==> flow/design.v <==
module SP_wocg(
	clk,
	rst_n,
	in_valid,
	in_data,
	in_mode,
	out_valid,
	out_data
);
input clk, rst_n, in_valid;
input [2:0] in_mode;
input [8:0] in_data;
output reg out_valid;
output reg [8:0] out_data;
genvar idx;
integer i;
localparam IDLE = 4'b0000;
localparam INV  = 4'b0001;
localparam MUL  = 4'b0010;
localparam SORT = 4'b0100;
localparam SUM  = 4'b1000;
reg [3:0] cur_state,next_state;
reg [4:0] cnt;
reg [2:0] cnt_data;
reg [8:0] data_temp;
reg [10:0] data_sum [0:5]; 
reg [2:0] mode_r;
wire idle_state = cur_state == IDLE;
wire inv_in_valid  = cur_state[0] && cnt < 6;
wire mul_in_valid  = cur_state[1] && cnt < 6;
wire sort_in_valid = cur_state[2] && cnt < 6;
wire sum_in_valid  = cur_state[3] && cnt < 6;
wire inv_out_valid,mul_out_valid,sort_out_valid;
wire [8:0] inv_out_data,mul_out_data,sort_out_data;
wire [8:0] sum_mod_out_w;   
wire inv_done  = cur_state[0] && cnt == 'd18;
wire mul_done  = cur_state[1] && cnt == 'd12;
wire sort_done = cur_state[2] && cnt == 'd11;
reg  sum_done ;
wire mode0_cnt_flag = cur_state[3] && mode_r == 'd0 && cnt == 'd5;
always @(posedge clk or negedge rst_n) begin
	if (!rst_n) begin
		cur_state <= IDLE;
	end
	else begin
		cur_state <= next_state;
	end
end
always @(*) begin
	case(cur_state)
		IDLE : next_state = in_valid  ? in_mode[0] ? INV : in_mode[1] ? MUL : in_mode[2] ? SORT : SUM : IDLE;
		INV  : next_state = inv_done  ? mode_r[1] ? MUL : mode_r[2] ? SORT : SUM : INV;
		MUL  : next_state = mul_done  ? mode_r[2] ? SORT : SUM : MUL;
		SORT : next_state = sort_done ? SUM : SORT;
		SUM  : next_state = sum_done  ? IDLE : SUM;
		default : next_state = IDLE;
	endcase
end
always @(*) begin 
	if(cur_state[3]) begin
		if(mode_r == 'd0) sum_done = cnt == 'd12;
		else sum_done = cnt == 'd7;
	end
	else sum_done = 0;
end
always @(posedge clk or negedge rst_n) begin
	if (!rst_n) begin
		cnt <= 'd0;
	end
	else begin
		if(idle_state) cnt <= 'd0;
		else if(inv_done | mul_done | sort_done) cnt <= 'd0;
		else cnt <= cnt + 'd1;
	end
end
always @(posedge clk or negedge rst_n) begin
	if (!rst_n) begin
		cnt_data <= 'd0;
	end
	else begin
		if(inv_in_valid)  cnt_data <= cnt_data + 'd1;
		else if(mul_in_valid)  cnt_data <= cnt_data + 'd1;
		else if(sort_in_valid) cnt_data <= cnt_data + 'd1;
		else if(mode0_cnt_flag) cnt_data <= 'd1;
		else if(cur_state[3])  cnt_data <= cnt_data + 'd1;
		else if(inv_done | mul_done | sort_done | sum_done) cnt_data <= 'd0;
	end
end
always @(posedge clk or negedge rst_n) begin
	if (!rst_n) begin
		mode_r <= 'd0;
	end
	else if(in_valid && idle_state)begin
		mode_r <= in_mode;
	end
end
always @(posedge clk or negedge rst_n) begin
	if (!rst_n) begin
		data_temp <= 'd0;
	end
	else begin
		if(in_valid) data_temp <= in_data;
		else if(inv_out_valid)  data_temp <= inv_out_data;
		else if(mul_out_valid)  data_temp <= mul_out_data;
		else if(sort_out_valid) data_temp <= sort_out_data;
	end
end
always @(posedge clk or negedge rst_n) begin
	if (!rst_n) begin
		for(i=0;i<6;i=i+1) begin
			data_sum[i] <= 'd0;
		end
	end
	else begin
		if(inv_in_valid) begin
			data_sum[cnt_data] <= data_sum[cnt_data] + data_temp;   
		end
		else if(mul_in_valid)  begin 
			if(mode_r[0]) data_sum[cnt_data] <= data_sum[cnt_data] + data_temp;   
			else data_sum[cnt_data] <= data_sum[cnt_data] + (data_temp << 1);   
		end
		else if(sort_in_valid) begin
			if(mode_r[1:0] == 'd0) data_sum[cnt_data] <= (data_sum[cnt_data] + data_temp) + (data_temp << 1);   
			else if(mode_r[1]) data_sum[cnt_data] <= data_sum[cnt_data] + data_temp;  
			else data_sum[cnt_data] <= data_sum[cnt_data] + (data_temp << 1);  
		end
		else if(sum_in_valid)  begin
			if(mode_r[2:0] == 'd0) data_sum[cnt_data] <= data_sum[cnt_data] + (data_temp << 2);   
			else if(mode_r[2]) data_sum[cnt_data] <= data_sum[cnt_data] + data_temp;  
			else if(mode_r[1]) data_sum[cnt_data] <= data_sum[cnt_data] + (data_temp << 1);  
			else data_sum[cnt_data] <= (data_sum[cnt_data] + data_temp) + (data_temp << 1);  
		end
		else if(idle_state) begin
			for(i=0;i<6;i=i+1) begin
				data_sum[i] <= 'd0;
			end
		end
	end
end
always @(posedge clk or negedge rst_n) begin
	if (!rst_n) begin
		out_data <= 'd0;
	end
	else begin
		if(sum_done) out_data <= 'd0;
		else if(cur_state[3]) begin 
			if(mode_r == 'd0) out_data <= cnt > 'd5 ? sum_mod_out_w : 'd0;
			else out_data <= cnt > 'd0 ? sum_mod_out_w : 'd0;
		end
	end
end
always @(posedge clk or negedge rst_n) begin
	if (!rst_n) begin
		out_valid <= 0;
	end
	else begin
		if(sum_done) out_valid <= 0;
		else if(cur_state[3]) begin 
			if(mode_r == 'd0) out_valid <= cnt > 'd5 ? 1 : 0;
			else out_valid <= cnt > 'd0 ? 1 : 0;
		end
	end
end
Modular_Inv Inv_inst (.clk(clk),.rst_n(rst_n),.in_valid(inv_in_valid),.in_data(data_temp),.out_valid(inv_out_valid) ,.out_data(inv_out_data));
Modular_Mul Mul_inst (.clk(clk),.rst_n(rst_n),.in_valid(mul_in_valid),.in_data(data_temp),.out_valid(mul_out_valid) ,.out_data(mul_out_data));
Sort      Sort_inst (.clk(clk),.rst_n(rst_n),.in_valid(sort_in_valid),.in_data(data_temp),.out_valid(sort_out_valid),.out_data(sort_out_data));
Modular_509 U_inst_C(.in_data({7'd0,data_sum[cnt_data - 1]}),.out_data(sum_mod_out_w));
endmodule
module Modular_509(in_data,out_data);
parameter BIAS = 9'd509;
input [17:0] in_data;
output reg [8:0] out_data;
wire  [10:0] tmp = (in_data[8:0] + in_data[17:9]) + (in_data[17:9] << 1);
wire  [10:0] tmp_bias_509  = tmp - BIAS;
wire  [10:0] tmp_bias_1018 = tmp - (BIAS<<1);
wire  [10:0] tmp_bias_1527 = tmp - (BIAS<<1) - BIAS;
wire  [10:0] tmp_bias_2036 = tmp - (BIAS<<2);
always @(*) begin
	if(tmp < BIAS) out_data = tmp;
	else if(tmp_bias_509  < BIAS) out_data = tmp_bias_509 ;
	else if(tmp_bias_1018 < BIAS) out_data = tmp_bias_1018;
	else if(tmp_bias_1527 < BIAS) out_data = tmp_bias_1527;
	else out_data = tmp_bias_2036;
end
endmodule
module Modular_Inv(clk,rst_n,in_valid,in_data,out_valid,out_data);
input  [8:0] in_data;
input  clk,rst_n,in_valid;
output out_valid;
output [8:0] out_data;
localparam IDLE = 2'b00;
localparam CAL  = 2'b01;
localparam OUT  = 2'b10;
reg [1:0] cur_state,next_state;
reg [5:0] st_end_flag_r;
reg pulse;
reg [3:0] cnt;
reg [17:0] data_A_r[0:5],data_B_r[0:5];
wire cal_done = cnt == 'd12;
wire out_done = cnt == 'd5 && cur_state[1];
reg  [5:0] stall_flag_r;
wire  [8:0] modA_out_w[0:2];
wire  [8:0] modB_out_w[0:2];
reg  [17:0] modA_in_w [0:2];
reg  [17:0] modB_in_w [0:2];
wire [17:0] mulA_out_w[0:2];
wire [17:0] mulB_out_w[0:2];
reg   [8:0] mulA_in_w [0:2];
reg   [8:0] mulB_in_w [0:2];
genvar idx;
integer i;
assign out_valid = cur_state[1];
assign out_data = out_valid ? data_A_r[cnt] : 'd0;
always @(posedge clk or negedge rst_n) begin
	if (!rst_n) begin
		cur_state <= IDLE;
	end
	else begin
		cur_state <= next_state;
	end
end
always @(*) begin
	case(cur_state)
		IDLE:next_state = in_valid ? CAL : IDLE;
		CAL :next_state = cal_done ? OUT : CAL ;
		OUT :next_state = out_done ? IDLE: OUT ;
		default: next_state = IDLE;
	endcase
end
generate
	for(idx=0;idx<3;idx=idx+1) begin
		Modular_509 U_inst_A(.in_data(modA_in_w[idx]),.out_data(modA_out_w[idx]));
		Modular_509 U_inst_B(.in_data(modB_in_w[idx]),.out_data(modB_out_w[idx]));
	end
endgenerate
generate
	for(idx=0;idx<3;idx=idx+1) begin
		assign mulA_out_w[idx] =  mulA_in_w[idx] * mulB_in_w[idx];
		assign mulB_out_w[idx] =  mulB_in_w[idx] * mulB_in_w[idx];
	end
endgenerate
always @(*) begin 
	for(i=0;i<3;i=i+1) begin
		if(pulse)
			mulA_in_w[i] = data_A_r[2*i];
		else
			mulA_in_w[i] = data_A_r[2*i+1];
	end
end
always @(*) begin 
	for(i=0;i<3;i=i+1) begin
		if(pulse)
			mulB_in_w[i] = data_B_r[2*i];
		else
			mulB_in_w[i] = data_B_r[2*i+1];
	end
end
always @(*) begin 
	for(i=0;i<3;i=i+1) begin
		if(!pulse)
			modA_in_w[i] = data_A_r[2*i];
		else
			modA_in_w[i] = data_A_r[2*i+1];
	end
end
always @(*) begin 
	for(i=0;i<3;i=i+1) begin
		if(!pulse)
			modB_in_w[i] = data_B_r[2*i];
		else
			modB_in_w[i] = data_B_r[2*i+1];
	end
end
always @(posedge clk or negedge rst_n) begin
	if (!rst_n) begin
		cnt <= 'd0;
	end
	else begin
		if(in_valid) cnt <= cnt + 'd1;
		else if(cal_done | out_done) cnt <= 'd0;
		else if(cur_state[1]) cnt <= cnt + 'd1;
		else if(pulse) cnt <= cnt + 'd1;
	end
end
always @(posedge clk or negedge rst_n) begin
	if (!rst_n) begin
		stall_flag_r <= 'd0;
	end
	else begin
		if(cnt == 'd3 && cur_state[0]) stall_flag_r <= 6'b000001;
		else if(cnt == 'd4 && cur_state[0]) stall_flag_r <= 6'b000011;
		else stall_flag_r <= stall_flag_r << 1;
	end
end
always @(posedge clk or negedge rst_n) begin
	if (!rst_n) begin
		pulse <= 0;
	end
	else begin
		if(out_done) pulse <= 0;
		else if(cur_state[0] | cur_state[1]) pulse <= ~pulse;
	end
end
always @(posedge clk or negedge rst_n) begin
	if (!rst_n) begin
		st_end_flag_r <= 'd0;
	end
	else begin
		if(in_valid) st_end_flag_r[cnt] <= 1;
		else if(cur_state[1]) st_end_flag_r[cnt] <= 0;
	end
end
always @(posedge clk or negedge rst_n) begin
	if (!rst_n) begin
		for(i=0;i<6;i=i+1) begin
			data_A_r[i] <= 'd0;
		end
	end
	else begin
		for(i=0;i<6;i=i+2) begin  
			if(in_valid && cnt == i)  data_A_r[i] <= in_data;
			else if(stall_flag_r[i])  data_A_r[i] <= data_A_r[i];
			else if(st_end_flag_r[i]) data_A_r[i] <= !pulse ? modA_out_w[i>>1] : mulA_out_w[i>>1];
			else data_A_r[i] <= 'd0;
		end
		for(i=1;i<6;i=i+2) begin  
			if(in_valid && cnt == i)  data_A_r[i] <= in_data;
			else if(stall_flag_r[i])  data_A_r[i] <= data_A_r[i];
			else if(st_end_flag_r[i]) data_A_r[i] <= !pulse ? mulA_out_w[i>>1] : modA_out_w[i>>1];
			else data_A_r[i] <= 'd0;
		end
	end
end
always @(posedge clk or negedge rst_n) begin
	if (!rst_n) begin
		for(i=0;i<6;i=i+1) begin
			data_B_r[i] <= 'd0;
		end
	end
	else begin
		for(i=0;i<6;i=i+2) begin  
			if(in_valid && cnt == i) data_B_r[i] <= in_data*in_data;
			else if(st_end_flag_r[i]) data_B_r[i] <= !pulse ? modB_out_w[i>>1] : mulB_out_w[i>>1] ;
			else data_B_r[i] <= 'd0;
		end
		for(i=1;i<6;i=i+2) begin  
			if(in_valid && cnt == i) data_B_r[i] <= in_data*in_data;
			else if(st_end_flag_r[i]) data_B_r[i] <= !pulse ? mulB_out_w[i>>1] : modB_out_w[i>>1];
			else data_B_r[i] <= 'd0;
		end
	end
end
endmodule
module Modular_Mul(clk,rst_n,in_valid,in_data,out_valid,out_data);
input  [8:0] in_data;
input  clk,rst_n,in_valid;
output out_valid;
output [8:0] out_data;
localparam IDLE = 2'b00;
localparam CAL  = 2'b01;
localparam OUT  = 2'b10;
reg [1:0] cur_state,next_state;
reg [3:0] cnt;
reg [8:0] b_r[0:5];
reg [8:0] tmp_mod_r;
reg [8:0] tmp1_r;
reg [8:0] tmp2_r;
reg [8:0] tmp3_r;
reg [8:0] tmp4_r;
reg [17:0] tmp_r;
genvar idx;
integer i;
wire [8:0] mod_out_w;
reg  [8:0] in_mul_A_w,in_mul_B_w;
Modular_509 U_inst_C(.in_data(tmp_r),.out_data(mod_out_w));
assign out_valid = cur_state[1];
assign out_data  = out_valid ? tmp_mod_r : 'd0;
always @(posedge clk or negedge rst_n) begin
	if (!rst_n) begin
		cur_state <= IDLE;
	end
	else begin
		cur_state <= next_state;
	end
end
always @(*) begin
	case(cur_state)
		IDLE:next_state = in_valid ? CAL : IDLE;
		CAL :next_state = cnt == 'd10 ? OUT : CAL ;
		OUT :next_state = cnt == 'd0 ? IDLE: OUT ;
		default: next_state = IDLE;
	endcase
end
always @(*) begin
	if(in_valid) begin
		in_mul_A_w = b_r[0];
	end
	else begin
		case(cnt)
			'd5 :in_mul_A_w = b_r[0];
			'd6 :in_mul_A_w = tmp_mod_r;
			'd7 :in_mul_A_w = tmp2_r;
			'd8 :in_mul_A_w = tmp1_r;
			'd9 :in_mul_A_w = b_r[0];
			'd10:in_mul_A_w = b_r[1];
			'd11:in_mul_A_w = b_r[2];
			'd12:in_mul_A_w = b_r[3];
			'd13:in_mul_A_w = b_r[4];
			'd14:in_mul_A_w = b_r[5];
			default:in_mul_A_w = 'd0;
		endcase
	end
end
always @(*) begin
	if(in_valid) begin
		in_mul_B_w = in_data;
	end
	else begin
		case(cnt)
			'd5 :in_mul_B_w = b_r[5];
			'd6 :in_mul_B_w = tmp4_r;
			'd7 :in_mul_B_w = tmp4_r;
			'd8 :in_mul_B_w = tmp4_r;
			'd9 :in_mul_B_w = tmp_mod_r;
			'd10:in_mul_B_w = tmp_mod_r;
			'd11:in_mul_B_w = tmp3_r;
			'd12:in_mul_B_w = tmp3_r;
			'd13:in_mul_B_w = tmp1_r;
			'd14:in_mul_B_w = tmp2_r;
			default:in_mul_B_w = 'd0;
		endcase
	end
end
always @(posedge clk or negedge rst_n) begin
	if (!rst_n) begin
		cnt <= 'd0;
	end
	else begin
		if(cur_state[0] | cur_state[1]) cnt <= cnt + 'd1; 
		else if(cur_state == IDLE) cnt <= 'd0;
	end
end
always @(posedge clk or negedge rst_n) begin
	if (!rst_n) begin
		for(i=0;i<6;i=i+1) begin
			b_r[i] <= 'd0;
		end
	end
	else begin
		if(in_valid) begin
			for(i=0;i<5;i=i+1) begin
				b_r[0] <= in_data;
				b_r[i+1] <= b_r[i];
			end
		end
	end
end
always @(posedge clk or negedge rst_n) begin
	if (!rst_n) begin
		tmp_r <= 'd0;
	end
	else begin
		tmp_r <= in_mul_A_w * in_mul_B_w;
	end
end
always @(posedge clk or negedge rst_n) begin
	if (!rst_n) begin
		tmp_mod_r <= 'd0;
	end
	else begin
		tmp_mod_r <= mod_out_w;
	end
end
always @(posedge clk or negedge rst_n) begin
	if (!rst_n) begin
		tmp1_r <= 'd0;
	end
	else begin
		tmp1_r <= cur_state[1] ? tmp1_r : tmp_mod_r;
	end
end
always @(posedge clk or negedge rst_n) begin
	if (!rst_n) begin
		tmp2_r <= 'd0;
	end
	else begin
		tmp2_r <= cur_state[1] ? tmp2_r : tmp1_r;
	end
end
always @(posedge clk or negedge rst_n) begin
	if (!rst_n) begin
		tmp3_r <= 'd0;
	end
	else begin
		tmp3_r <= cur_state[1] ? tmp3_r : tmp2_r;
	end
end
always @(posedge clk or negedge rst_n) begin
	if (!rst_n) begin
		tmp4_r <= 'd0;
	end
	else begin
		tmp4_r <= tmp3_r;
	end
end
endmodule
module Sort(clk,rst_n,in_valid,in_data,out_valid,out_data);
input  [8:0] in_data;
input  clk,rst_n,in_valid;
output out_valid;
output [8:0] out_data;
integer i;
reg [8:0] data_r[0:5];
reg [4:0] st_flag_r;
reg [1:0] cur_state,next_state;
localparam IDLE = 2'b00;
localparam RD   = 2'b01;
localparam SORT = 2'b10;
localparam OUT  = 2'b11;
wire sort_done = st_flag_r == 'd1 && cur_state == SORT;
wire rd_done = st_flag_r[0] && cur_state == RD;
wire out_done = st_flag_r == 0 && cur_state == OUT;
assign out_valid = cur_state == OUT;
assign out_data  = out_valid ? data_r[5] : 'd0;
always @(posedge clk or negedge rst_n) begin
	if (!rst_n) begin
		cur_state <= IDLE;
	end
	else begin
		cur_state <= next_state;
	end
end
always @(*) begin
	case(cur_state)
		IDLE:next_state = in_valid  ? RD   : IDLE;
		RD  :next_state = rd_done   ? SORT : RD  ;
		SORT:next_state = sort_done ? OUT  : SORT;
		OUT: next_state = out_done  ? IDLE : OUT ;
		default: next_state = IDLE;
	endcase
end
always @(posedge clk or negedge rst_n) begin
	if (!rst_n) begin
		st_flag_r <= 'd0;
	end
	else if (cur_state == IDLE || sort_done) begin
		st_flag_r <= 'b10000;
	end
	else if(rd_done) begin
		st_flag_r <= 'b10101;
	end
	else begin
		st_flag_r <= st_flag_r >> 1;
	end
end
always @(posedge clk or negedge rst_n) begin
	if (!rst_n) begin
		for(i=0;i<6;i=i+1) begin
			data_r[i] <= 'd0;
		end
	end
	else begin
		if(in_valid) begin
			if(in_data > data_r[0]) begin
				data_r[0] <= in_data;
				data_r[1] <= data_r[0];
				data_r[2] <= data_r[1];
				data_r[3] <= data_r[2];
				data_r[4] <= data_r[3];
				data_r[5] <= data_r[4];
			end
			else begin
				data_r[1] <= in_data;
				data_r[2] <= data_r[1];
				data_r[3] <= data_r[2];
				data_r[4] <= data_r[3];
				data_r[5] <= data_r[4];
			end
		end
		else if(cur_state == SORT && st_flag_r[0]) begin   
      		for(i=1;i<5;i=i+2)
      		begin
      		  data_r[i  ] <= (data_r[i] < data_r[i+1]) ? data_r[i+1] : data_r[i  ];
      		  data_r[i+1] <= (data_r[i] < data_r[i+1]) ? data_r[i  ] : data_r[i+1];
      		end
		end
		else if(cur_state == SORT && !st_flag_r[0]) begin
      		for(i=2;i<5;i=i+2)
      		begin
      		  data_r[i  ] <= (data_r[i] < data_r[i+1]) ? data_r[i+1] : data_r[i  ];
      		  data_r[i+1] <= (data_r[i] < data_r[i+1]) ? data_r[i  ] : data_r[i+1];
      		end
		end
		else if(cur_state == OUT) begin
      		for(i=0;i<5;i=i+1)
      		begin
      		  data_r[i+1] <= data_r[i];
      		end
		end
		else if(cur_state == IDLE) begin
			for(i=0;i<6;i=i+1) begin
				data_r[i] <= 'd0;
			end
		end
	end
end
endmodule
Appendix: tool output

Tool chain data of SP_wocg --
Module SP_wocg before and after one edit of its RTL, step after step. Lines under "unedited" count in the file above, lines under "edited" in the edited file. "change" is "edited" less "unedited", of the values as shown. Operators: Yosys type, input widths -> output width; for muxes data width and select width s. Cell names lack the library's common part. The mark -- stands for no value.
Set-up: top SP_wocg, clock port clk, cell library sky130hd, corner tt_025C_1v80

The edit --
The edit as a unified diff against the file above. A script made this edit. It changes what the design does and was not meant as an optimisation.
begin of diff
@@ -237,5 +237,7 @@
 	for(idx=0;idx<3;idx=idx+1) begin
 		assign mulA_out_w[idx] =  mulA_in_w[idx] * mulB_in_w[idx];
-		assign mulB_out_w[idx] =  mulB_in_w[idx] * mulB_in_w[idx];
+		reg [17:0] mulB_out_w_reg;
+		always @(posedge clk) mulB_out_w_reg <=  mulB_in_w[idx] * mulB_in_w[idx];
+		assign mulB_out_w[idx] = mulB_out_w_reg;
 	end
 endgenerate
end of diff

Word-level counts --
Yosys after proc, flatten, opt, wreduce and memory -nomap, before mapping. Print and check cells are not counted. Equal cells are merged and count once.
Cells by class:
- add/sub/neg operators | unedited 66, edited 66, change 0
- $mul | unedited 8, edited 8, change 0
- $lt $le $gt $ge | unedited 40, edited 40, change 0
- eq/ne operators | unedited 88, edited 88, change 0
- shift-type cells | unedited 2, edited 2, change 0
- muxes and demuxes | unedited 355, edited 355, change 0
- bitwise operators | unedited 11, edited 11, change 0
- reductions and logical operators | unedited 66, edited 66, change 0
Operator kinds equal on both sides are left out: 76.
Storage and ports:
- register bits after elaboration | unedited 519, edited 573, change +54
- output and inout bits | unedited 10, edited 10, change 0
- cells after elaboration | unedited 688, edited 691, change +3

Depth --
Yosys ltp: most cells in a row. Word level: on the elaborated netlist, between registers, memories and ports. Mapped: between sequential cells and ports; inverters and the memories' decode and read muxes count.
Logic depth:
- word-level depth | unedited 19, edited 19, change 0
- ABC_AREA | unedited 0, edited 0
- gate-level depth with buffers | unedited 32, edited 33, change +1
- gate-level depth less buffers | unedited 31, edited 31, change 0

After synthesis --
The flow's flattened synthesis, as Yosys stat reports it; memories are mapped. The netlist is that of the ABC_AREA named above (0 if unset); the other value can give another one.
Synthesis totals:
- cells in the netlist | unedited 6860, edited 7117, change +257
- synthesis area (um2) | unedited 59716.0, edited 61599.1, change +1883.1
- sequential part of the area (um2) | unedited 13038.8, edited 14059.7, change +1020.9
- flip-flops | unedited 521, edited 572, change +51
- buffers | unedited 296, edited 309, change +13
Cell types:
- nand2_1 | unedited 739, edited 814, change +75
- inv_1 | unedited 694, edited 749, change +55
- dfxtp_1 | unedited 0, edited 51, change +51
- o22ai_1 | unedited 93, edited 52, change -41
- a22o_1 | unedited 96, edited 135, change +39
- mux2_2 | unedited 244, edited 211, change -33
- clkbuf_1 | unedited 231, edited 261, change +30
- nor2_1 | unedited 589, edited 611, change +22
- o211ai_1 | unedited 48, edited 69, change +21
- buf_2 | unedited 28, edited 9, change -19
- a21oi_1 | unedited 353, edited 335, change -18
- o221ai_1 | unedited 12, edited 30, change +18
- mux2i_1 | unedited 107, edited 122, change +15
- a32o_1 | unedited 8, edited 22, change +14
- nor2b_1 | unedited 66, edited 54, change -12
- a31oi_1 | unedited 40, edited 51, change +11
- o31ai_1 | unedited 38, edited 27, change -11
- a222oi_1 | unedited 52, edited 42, change -10
Cell types equal on both sides are left out: 16. The list need not be complete. By module: a second synthesis without flattening, with its own total; a netlist apart from the flattened one above.
Unflattened totals:
- cells (unflattened synthesis) | unedited 7560, edited 7652, change +92
- area (unflattened synthesis) (um2) | unedited 65845.7, edited 67270.8, change +1425.1
Rows give one instance, submodules left out.
Modules, unedited:
- Modular_Inv | instances 1, cells 3109, area 28041.9 um2
- Modular_509 | instances 8, cells 288, area 2122.0 um2
- Modular_Mul | instances 1, cells 780, area 8480.6 um2
- SP_wocg | instances 1, cells 944, area 8227.9 um2
- Sort | instances 1, cells 423, area 4119.0 um2
Modules, edited:
- Modular_Inv | instances 1, cells 3201, area 29467.0 um2
- Modular_509 | instances 8, cells 288, area 2122.0 um2
- Modular_Mul | instances 1, cells 780, area 8480.6 um2
- SP_wocg | instances 1, cells 944, area 8227.9 um2
- Sort | instances 1, cells 423, area 4119.0 um2

Timing after synthesis --
Path of least setup slack by OpenSTA after synthesis, without wires, with an ideal clock, recovery checks aside; 20% of the period is set as input and as output delay. Where synthesis merged equal registers, the netlist keeps one of their names.
Timing post-synthesis:
- kind | unedited reg2reg, edited reg2reg
- from | unedited register Inv_inst.pulse, edited register Inv_inst.pulse
- to | unedited register Inv_inst.data_A_r[3][4], edited register Inv_inst.data_B_r[5][8]
- clock period (ns) | unedited 8.0, edited 8.0, change 0.0
- setup time (ns) | unedited 0.073, edited 0.149, change +0.076
- arrival (ns) | unedited 6.638, edited 7.295, change +0.657
- data required time (ns) | unedited 7.927, edited 7.851, change -0.076
- setup slack (ns) | unedited 1.289, edited 0.556, change -0.733
- delay of the path (ns) | unedited 6.711, edited 7.444, change +0.733
- driving pins on the path | unedited 24, edited 25, change +1
- synthesis period reached (ns) | unedited 6.711, edited 7.444, change +0.733
"delay of the path" is the arrival time less input delay plus setup time. "driving pins on the path" counts driving pins, that of a launching flip-flop among them; a cell with two outputs on the path counts twice. "synthesis period reached" = period - worst setup slack (recovery checks aside). The figure is calculated, with input and output delays left at 20% of the set period. Between the ends stands the longest chain of elaborated cells between them, by number of cells; it is not shown to be the way that was timed. Of several equally long chains one is given. A line is the first line of the expression or statement that the cell stems from. Yosys adds cells for indexed reads and writes and turns some case tables into memories. A register here has more assigning lines than the two given.
On the way, post-synthesis, unedited: cell sequence dfrtp_1 -> clkbuf_1 -> clkbuf_1 -> clkbuf_1 -> buf_1 -> mux2_2 -> fa_1 -> ha_1 -> fa_1 -> xor2_1 -> clkbuf_1 -> ha_1 -> a21o_1 -> o21ai_0 -> or4_1 -> nor4_2 -> a32o_1 -> o32ai_1 -> nor4_4 -> a2bb2oi_2 -> a21boi_1 -> or3_1 -> a21o_1 -> a21oi_2, length of the longest elaborated chain 14
RTL lines, path post-synthesis, unedited:
- start: declaration | RTL line 196 | reg pulse;
- start: assignment | RTL line 297 | pulse <= 0;
- start: assignment | RTL line 301 | else if(cur_state[0] | cur_state[1]) pulse <= ~pulse;
- $mux 18 | RTL line 260 | if(!pulse)
- $add 9x9->10 | RTL line 173 | wire  [10:0] tmp = (in_data[8:0] + in_data[17:9]) + (in_data[17:9] << 1);
- $add 10x10->11 | RTL line 173
- $sub 11x10->11 | RTL line 176 | wire  [10:0] tmp_bias_1527 = tmp - (BIAS<<1) - BIAS;
- $sub 11x9->11 | RTL line 176
- $lt 11x9->1 | RTL line 182 | else if(tmp_bias_1527 < BIAS) out_data = tmp_bias_1527;
- $mux 9 | RTL line 182
- $mux 9 | RTL line 181 | else if(tmp_bias_1018 < BIAS) out_data = tmp_bias_1018;
- $mux 9 | RTL line 180 | else if(tmp_bias_509 < BIAS) out_data = tmp_bias_509 ;
- $mux 9 | RTL line 179 | if(tmp < BIAS) out_data = tmp;
- $mux 18 (2 in a row) | RTL line 329 | else if(st_end_flag_r[i]) data_A_r[i] <= !pulse ? mulA_out_w[i>>1] : modA_out_w[i>>1];
- $mux 18 | RTL line 328 | else if(stall_flag_r[i]) data_A_r[i] <= data_A_r[i];
- $mux 18 | RTL line 327 | if(in_valid && cnt == i) data_A_r[i] <= in_data;
- end: assignment | RTL line 327
- end: assignment | RTL line 328
- end: declaration | RTL line 198 | reg [17:0] data_A_r[0:5],data_B_r[0:5];
On the way, post-synthesis, edited: cell sequence dfrtp_1 -> buf_1 -> buf_1 -> buf_1 -> clkbuf_1 -> buf_1 -> mux2_2 -> fa_1 -> ha_1 -> fa_1 -> xor2_1 -> clkbuf_1 -> ha_1 -> a21oi_1 -> a21oi_1 -> or4b_2 -> nor3b_1 -> a31oi_1 -> a211oi_1 -> and4bb_2 -> o21ai_2 -> mux2i_1 -> a22oi_1 -> a221oi_1 -> o221ai_1, length of the longest elaborated chain 13
RTL lines, path post-synthesis, edited:
- start: declaration | RTL line 196 | reg pulse;
- start: assignment | RTL line 299 | pulse <= 0;
- start: assignment | RTL line 303 | else if(cur_state[0] | cur_state[1]) pulse <= ~pulse;
- $mux 18 | RTL line 270 | if(!pulse)
- $add 9x9->10 | RTL line 173 | wire  [10:0] tmp = (in_data[8:0] + in_data[17:9]) + (in_data[17:9] << 1);
- $add 10x10->11 | RTL line 173
- $sub 11x10->11 | RTL line 176 | wire  [10:0] tmp_bias_1527 = tmp - (BIAS<<1) - BIAS;
- $sub 11x9->11 | RTL line 176
- $lt 11x9->1 | RTL line 182 | else if(tmp_bias_1527 < BIAS) out_data = tmp_bias_1527;
- $mux 9 | RTL line 182
- $mux 9 | RTL line 181 | else if(tmp_bias_1018 < BIAS) out_data = tmp_bias_1018;
- $mux 9 | RTL line 180 | else if(tmp_bias_509 < BIAS) out_data = tmp_bias_509 ;
- $mux 9 | RTL line 179 | if(tmp < BIAS) out_data = tmp;
- $mux 18 (2 in a row) | RTL line 350 | else if(st_end_flag_r[i]) data_B_r[i] <= !pulse ? mulB_out_w[i>>1] : modB_out_w[i>>1];
- $mux 18 | RTL line 349 | if(in_valid && cnt == i) data_B_r[i] <= in_data*in_data;
- end: assignment | RTL line 349
- end: assignment | RTL line 350
- end: declaration | RTL line 198 | reg [17:0] data_A_r[0:5],data_B_r[0:5];

Timing after layout --
From the final timing report of the runs of pair A: the path of least setup slack in the routed layout; clock arrival at registers is part of the times.
Timing after layout:
- kind | unedited reg2reg, edited reg2reg
- from | unedited register Inv_inst.pulse, edited register Inv_inst.pulse
- to | unedited register Inv_inst.data_B_r[0][2], edited register Inv_inst.data_A_r[5][6]
- clock period (ns) | unedited 7.58, edited 7.58, change 0.00
- setup time (ns) | unedited 0.11, edited 0.15, change +0.04
- arrival (ns) | unedited 7.77, edited 7.65, change -0.12
- data required time (ns) | unedited 8.17, edited 8.07, change -0.10
- setup slack (ns) | unedited 0.40, edited 0.42, change +0.02
- driving pins on the path | unedited 19, edited 17, change -2
Between the ends stands the longest chain of elaborated cells between them, by number of cells; it is not shown to be the way that was timed. Of several equally long chains one is given. A register here has more assigning lines than the two given.
On the way, after layout, unedited: cell sequence dfrtp_4 -> buf_4 -> mux2_2 -> fa_1 -> ha_1 -> fa_1 -> inv_1 -> ha_1 -> xnor2_1 -> nor3_1 -> nand3_1 -> a2111o_1 -> and3_1 -> or4_1 -> buf_4 -> mux2i_1 -> a22oi_1 -> o221ai_1 -> a221o_1, length of the longest elaborated chain 13
RTL lines, path after layout, unedited:
- start: declaration | RTL line 196 | reg pulse;
- start: assignment | RTL line 297 | pulse <= 0;
- start: assignment | RTL line 301 | else if(cur_state[0] | cur_state[1]) pulse <= ~pulse;
- $mux 18 | RTL line 268 | if(!pulse)
- $add 9x9->10 | RTL line 173 | wire  [10:0] tmp = (in_data[8:0] + in_data[17:9]) + (in_data[17:9] << 1);
- $add 10x10->11 | RTL line 173
- $sub 11x10->11 | RTL line 176 | wire  [10:0] tmp_bias_1527 = tmp - (BIAS<<1) - BIAS;
- $sub 11x9->11 | RTL line 176
- $lt 11x9->1 | RTL line 182 | else if(tmp_bias_1527 < BIAS) out_data = tmp_bias_1527;
- $mux 9 | RTL line 182
- $mux 9 | RTL line 181 | else if(tmp_bias_1018 < BIAS) out_data = tmp_bias_1018;
- $mux 9 | RTL line 180 | else if(tmp_bias_509 < BIAS) out_data = tmp_bias_509 ;
- $mux 9 | RTL line 179 | if(tmp < BIAS) out_data = tmp;
- $mux 18 (2 in a row) | RTL line 343 | else if(st_end_flag_r[i]) data_B_r[i] <= !pulse ? modB_out_w[i>>1] : mulB_out_w[i>>1] ;
- $mux 18 | RTL line 342 | if(in_valid && cnt == i) data_B_r[i] <= in_data*in_data;
- end: assignment | RTL line 342
- end: assignment | RTL line 343
- end: declaration | RTL line 198 | reg [17:0] data_A_r[0:5],data_B_r[0:5];
On the way, after layout, edited: cell sequence dfrtp_4 -> buf_4 -> mux2_2 -> fa_1 -> ha_1 -> xor2_1 -> inv_1 -> nor2_1 -> nand2_1 -> or4_1 -> and2_1 -> o311ai_2 -> o21a_1 -> a211o_1 -> a31oi_1 -> xnor2_1 -> o221ai_1, length of the longest elaborated chain 14
RTL lines, path after layout, edited:
- start: declaration | RTL line 196 | reg pulse;
- start: assignment | RTL line 299 | pulse <= 0;
- start: assignment | RTL line 303 | else if(cur_state[0] | cur_state[1]) pulse <= ~pulse;
- $mux 18 | RTL line 262 | if(!pulse)
- $add 9x9->10 | RTL line 173 | wire  [10:0] tmp = (in_data[8:0] + in_data[17:9]) + (in_data[17:9] << 1);
- $add 10x10->11 | RTL line 173
- $sub 11x10->11 | RTL line 176 | wire  [10:0] tmp_bias_1527 = tmp - (BIAS<<1) - BIAS;
- $sub 11x9->11 | RTL line 176
- $lt 11x9->1 | RTL line 182 | else if(tmp_bias_1527 < BIAS) out_data = tmp_bias_1527;
- $mux 9 | RTL line 182
- $mux 9 | RTL line 181 | else if(tmp_bias_1018 < BIAS) out_data = tmp_bias_1018;
- $mux 9 | RTL line 180 | else if(tmp_bias_509 < BIAS) out_data = tmp_bias_509 ;
- $mux 9 | RTL line 179 | if(tmp < BIAS) out_data = tmp;
- $mux 18 (2 in a row) | RTL line 331 | else if(st_end_flag_r[i]) data_A_r[i] <= !pulse ? mulA_out_w[i>>1] : modA_out_w[i>>1];
- $mux 18 | RTL line 330 | else if(stall_flag_r[i]) data_A_r[i] <= data_A_r[i];
- $mux 18 | RTL line 329 | if(in_valid && cnt == i) data_A_r[i] <= in_data;
- end: assignment | RTL line 329
- end: assignment | RTL line 330
- end: declaration | RTL line 198 | reg [17:0] data_A_r[0:5],data_B_r[0:5];

Flow runs --
Both versions went through the flow (Yosys, OpenROAD) with the same settings in each pair. Constraints: input delay and output delay 20% of the set period each, output load 0.01 pF.
Flow settings, pair A: CORE_UTILIZATION 40, SYNTH_MEMORY_MAX_BITS 16384, period_ns 7.58, CAP_MARGIN 20, CORE_MARGIN 2, SLEW_MARGIN 20
Measured results, pair A:
- chip area after synthesis (Yosys) (um2) | unedited 59716.0, edited 61599.1, change +1883.1
- full die area (um2) | unedited 152397.0, edited 157153.0, change +4756.0
- standard-cell area after layout (um2) | unedited 64559.4, edited 67220.7, change +2661.3
- worst slack on setup checks (ns) | unedited 0.403, edited 0.417, change +0.014
- total negative slack (ns) | unedited 0.000, edited 0.000, change 0.000
- lowest hold slack (ns) | unedited 0.412, edited 0.398, change -0.014
- achieved period (ns) | unedited 7.177, edited 7.163, change -0.014
Flow settings, pair B: CAP_MARGIN 10, CELL_PAD_IN_SITES_GLOBAL_PLACEMENT 1, CORE_UTILIZATION 63, PLACE_DENSITY_LB_ADDON 0.04, SETUP_SLACK_MARGIN 0.97, SYNTH_MEMORY_MAX_BITS 16384, period_ns 6.64, CORE_MARGIN 2, SLEW_MARGIN 20
Measured results, pair B:
- chip area after synthesis (Yosys) (um2) | unedited 59716.0, edited 61599.1, change +1883.1
- full die area (um2) | unedited 97266.0, edited 100293.0, change +3027.0
- standard-cell area after layout (um2) | unedited 72592.1, edited 75100.8, change +2508.7
- worst slack on setup checks (ns) | unedited 0.627, edited 0.635, change +0.008
- total negative slack (ns) | unedited 0.000, edited 0.000, change 0.000
- lowest hold slack (ns) | unedited 0.439, edited 0.381, change -0.058
- achieved period (ns) | unedited 6.013, edited 6.005, change -0.008
By "achieved period" is meant the clock period of the run minus its worst setup slack. This is arithmetic on one report: input and output delays are still those of the set period (20% each).
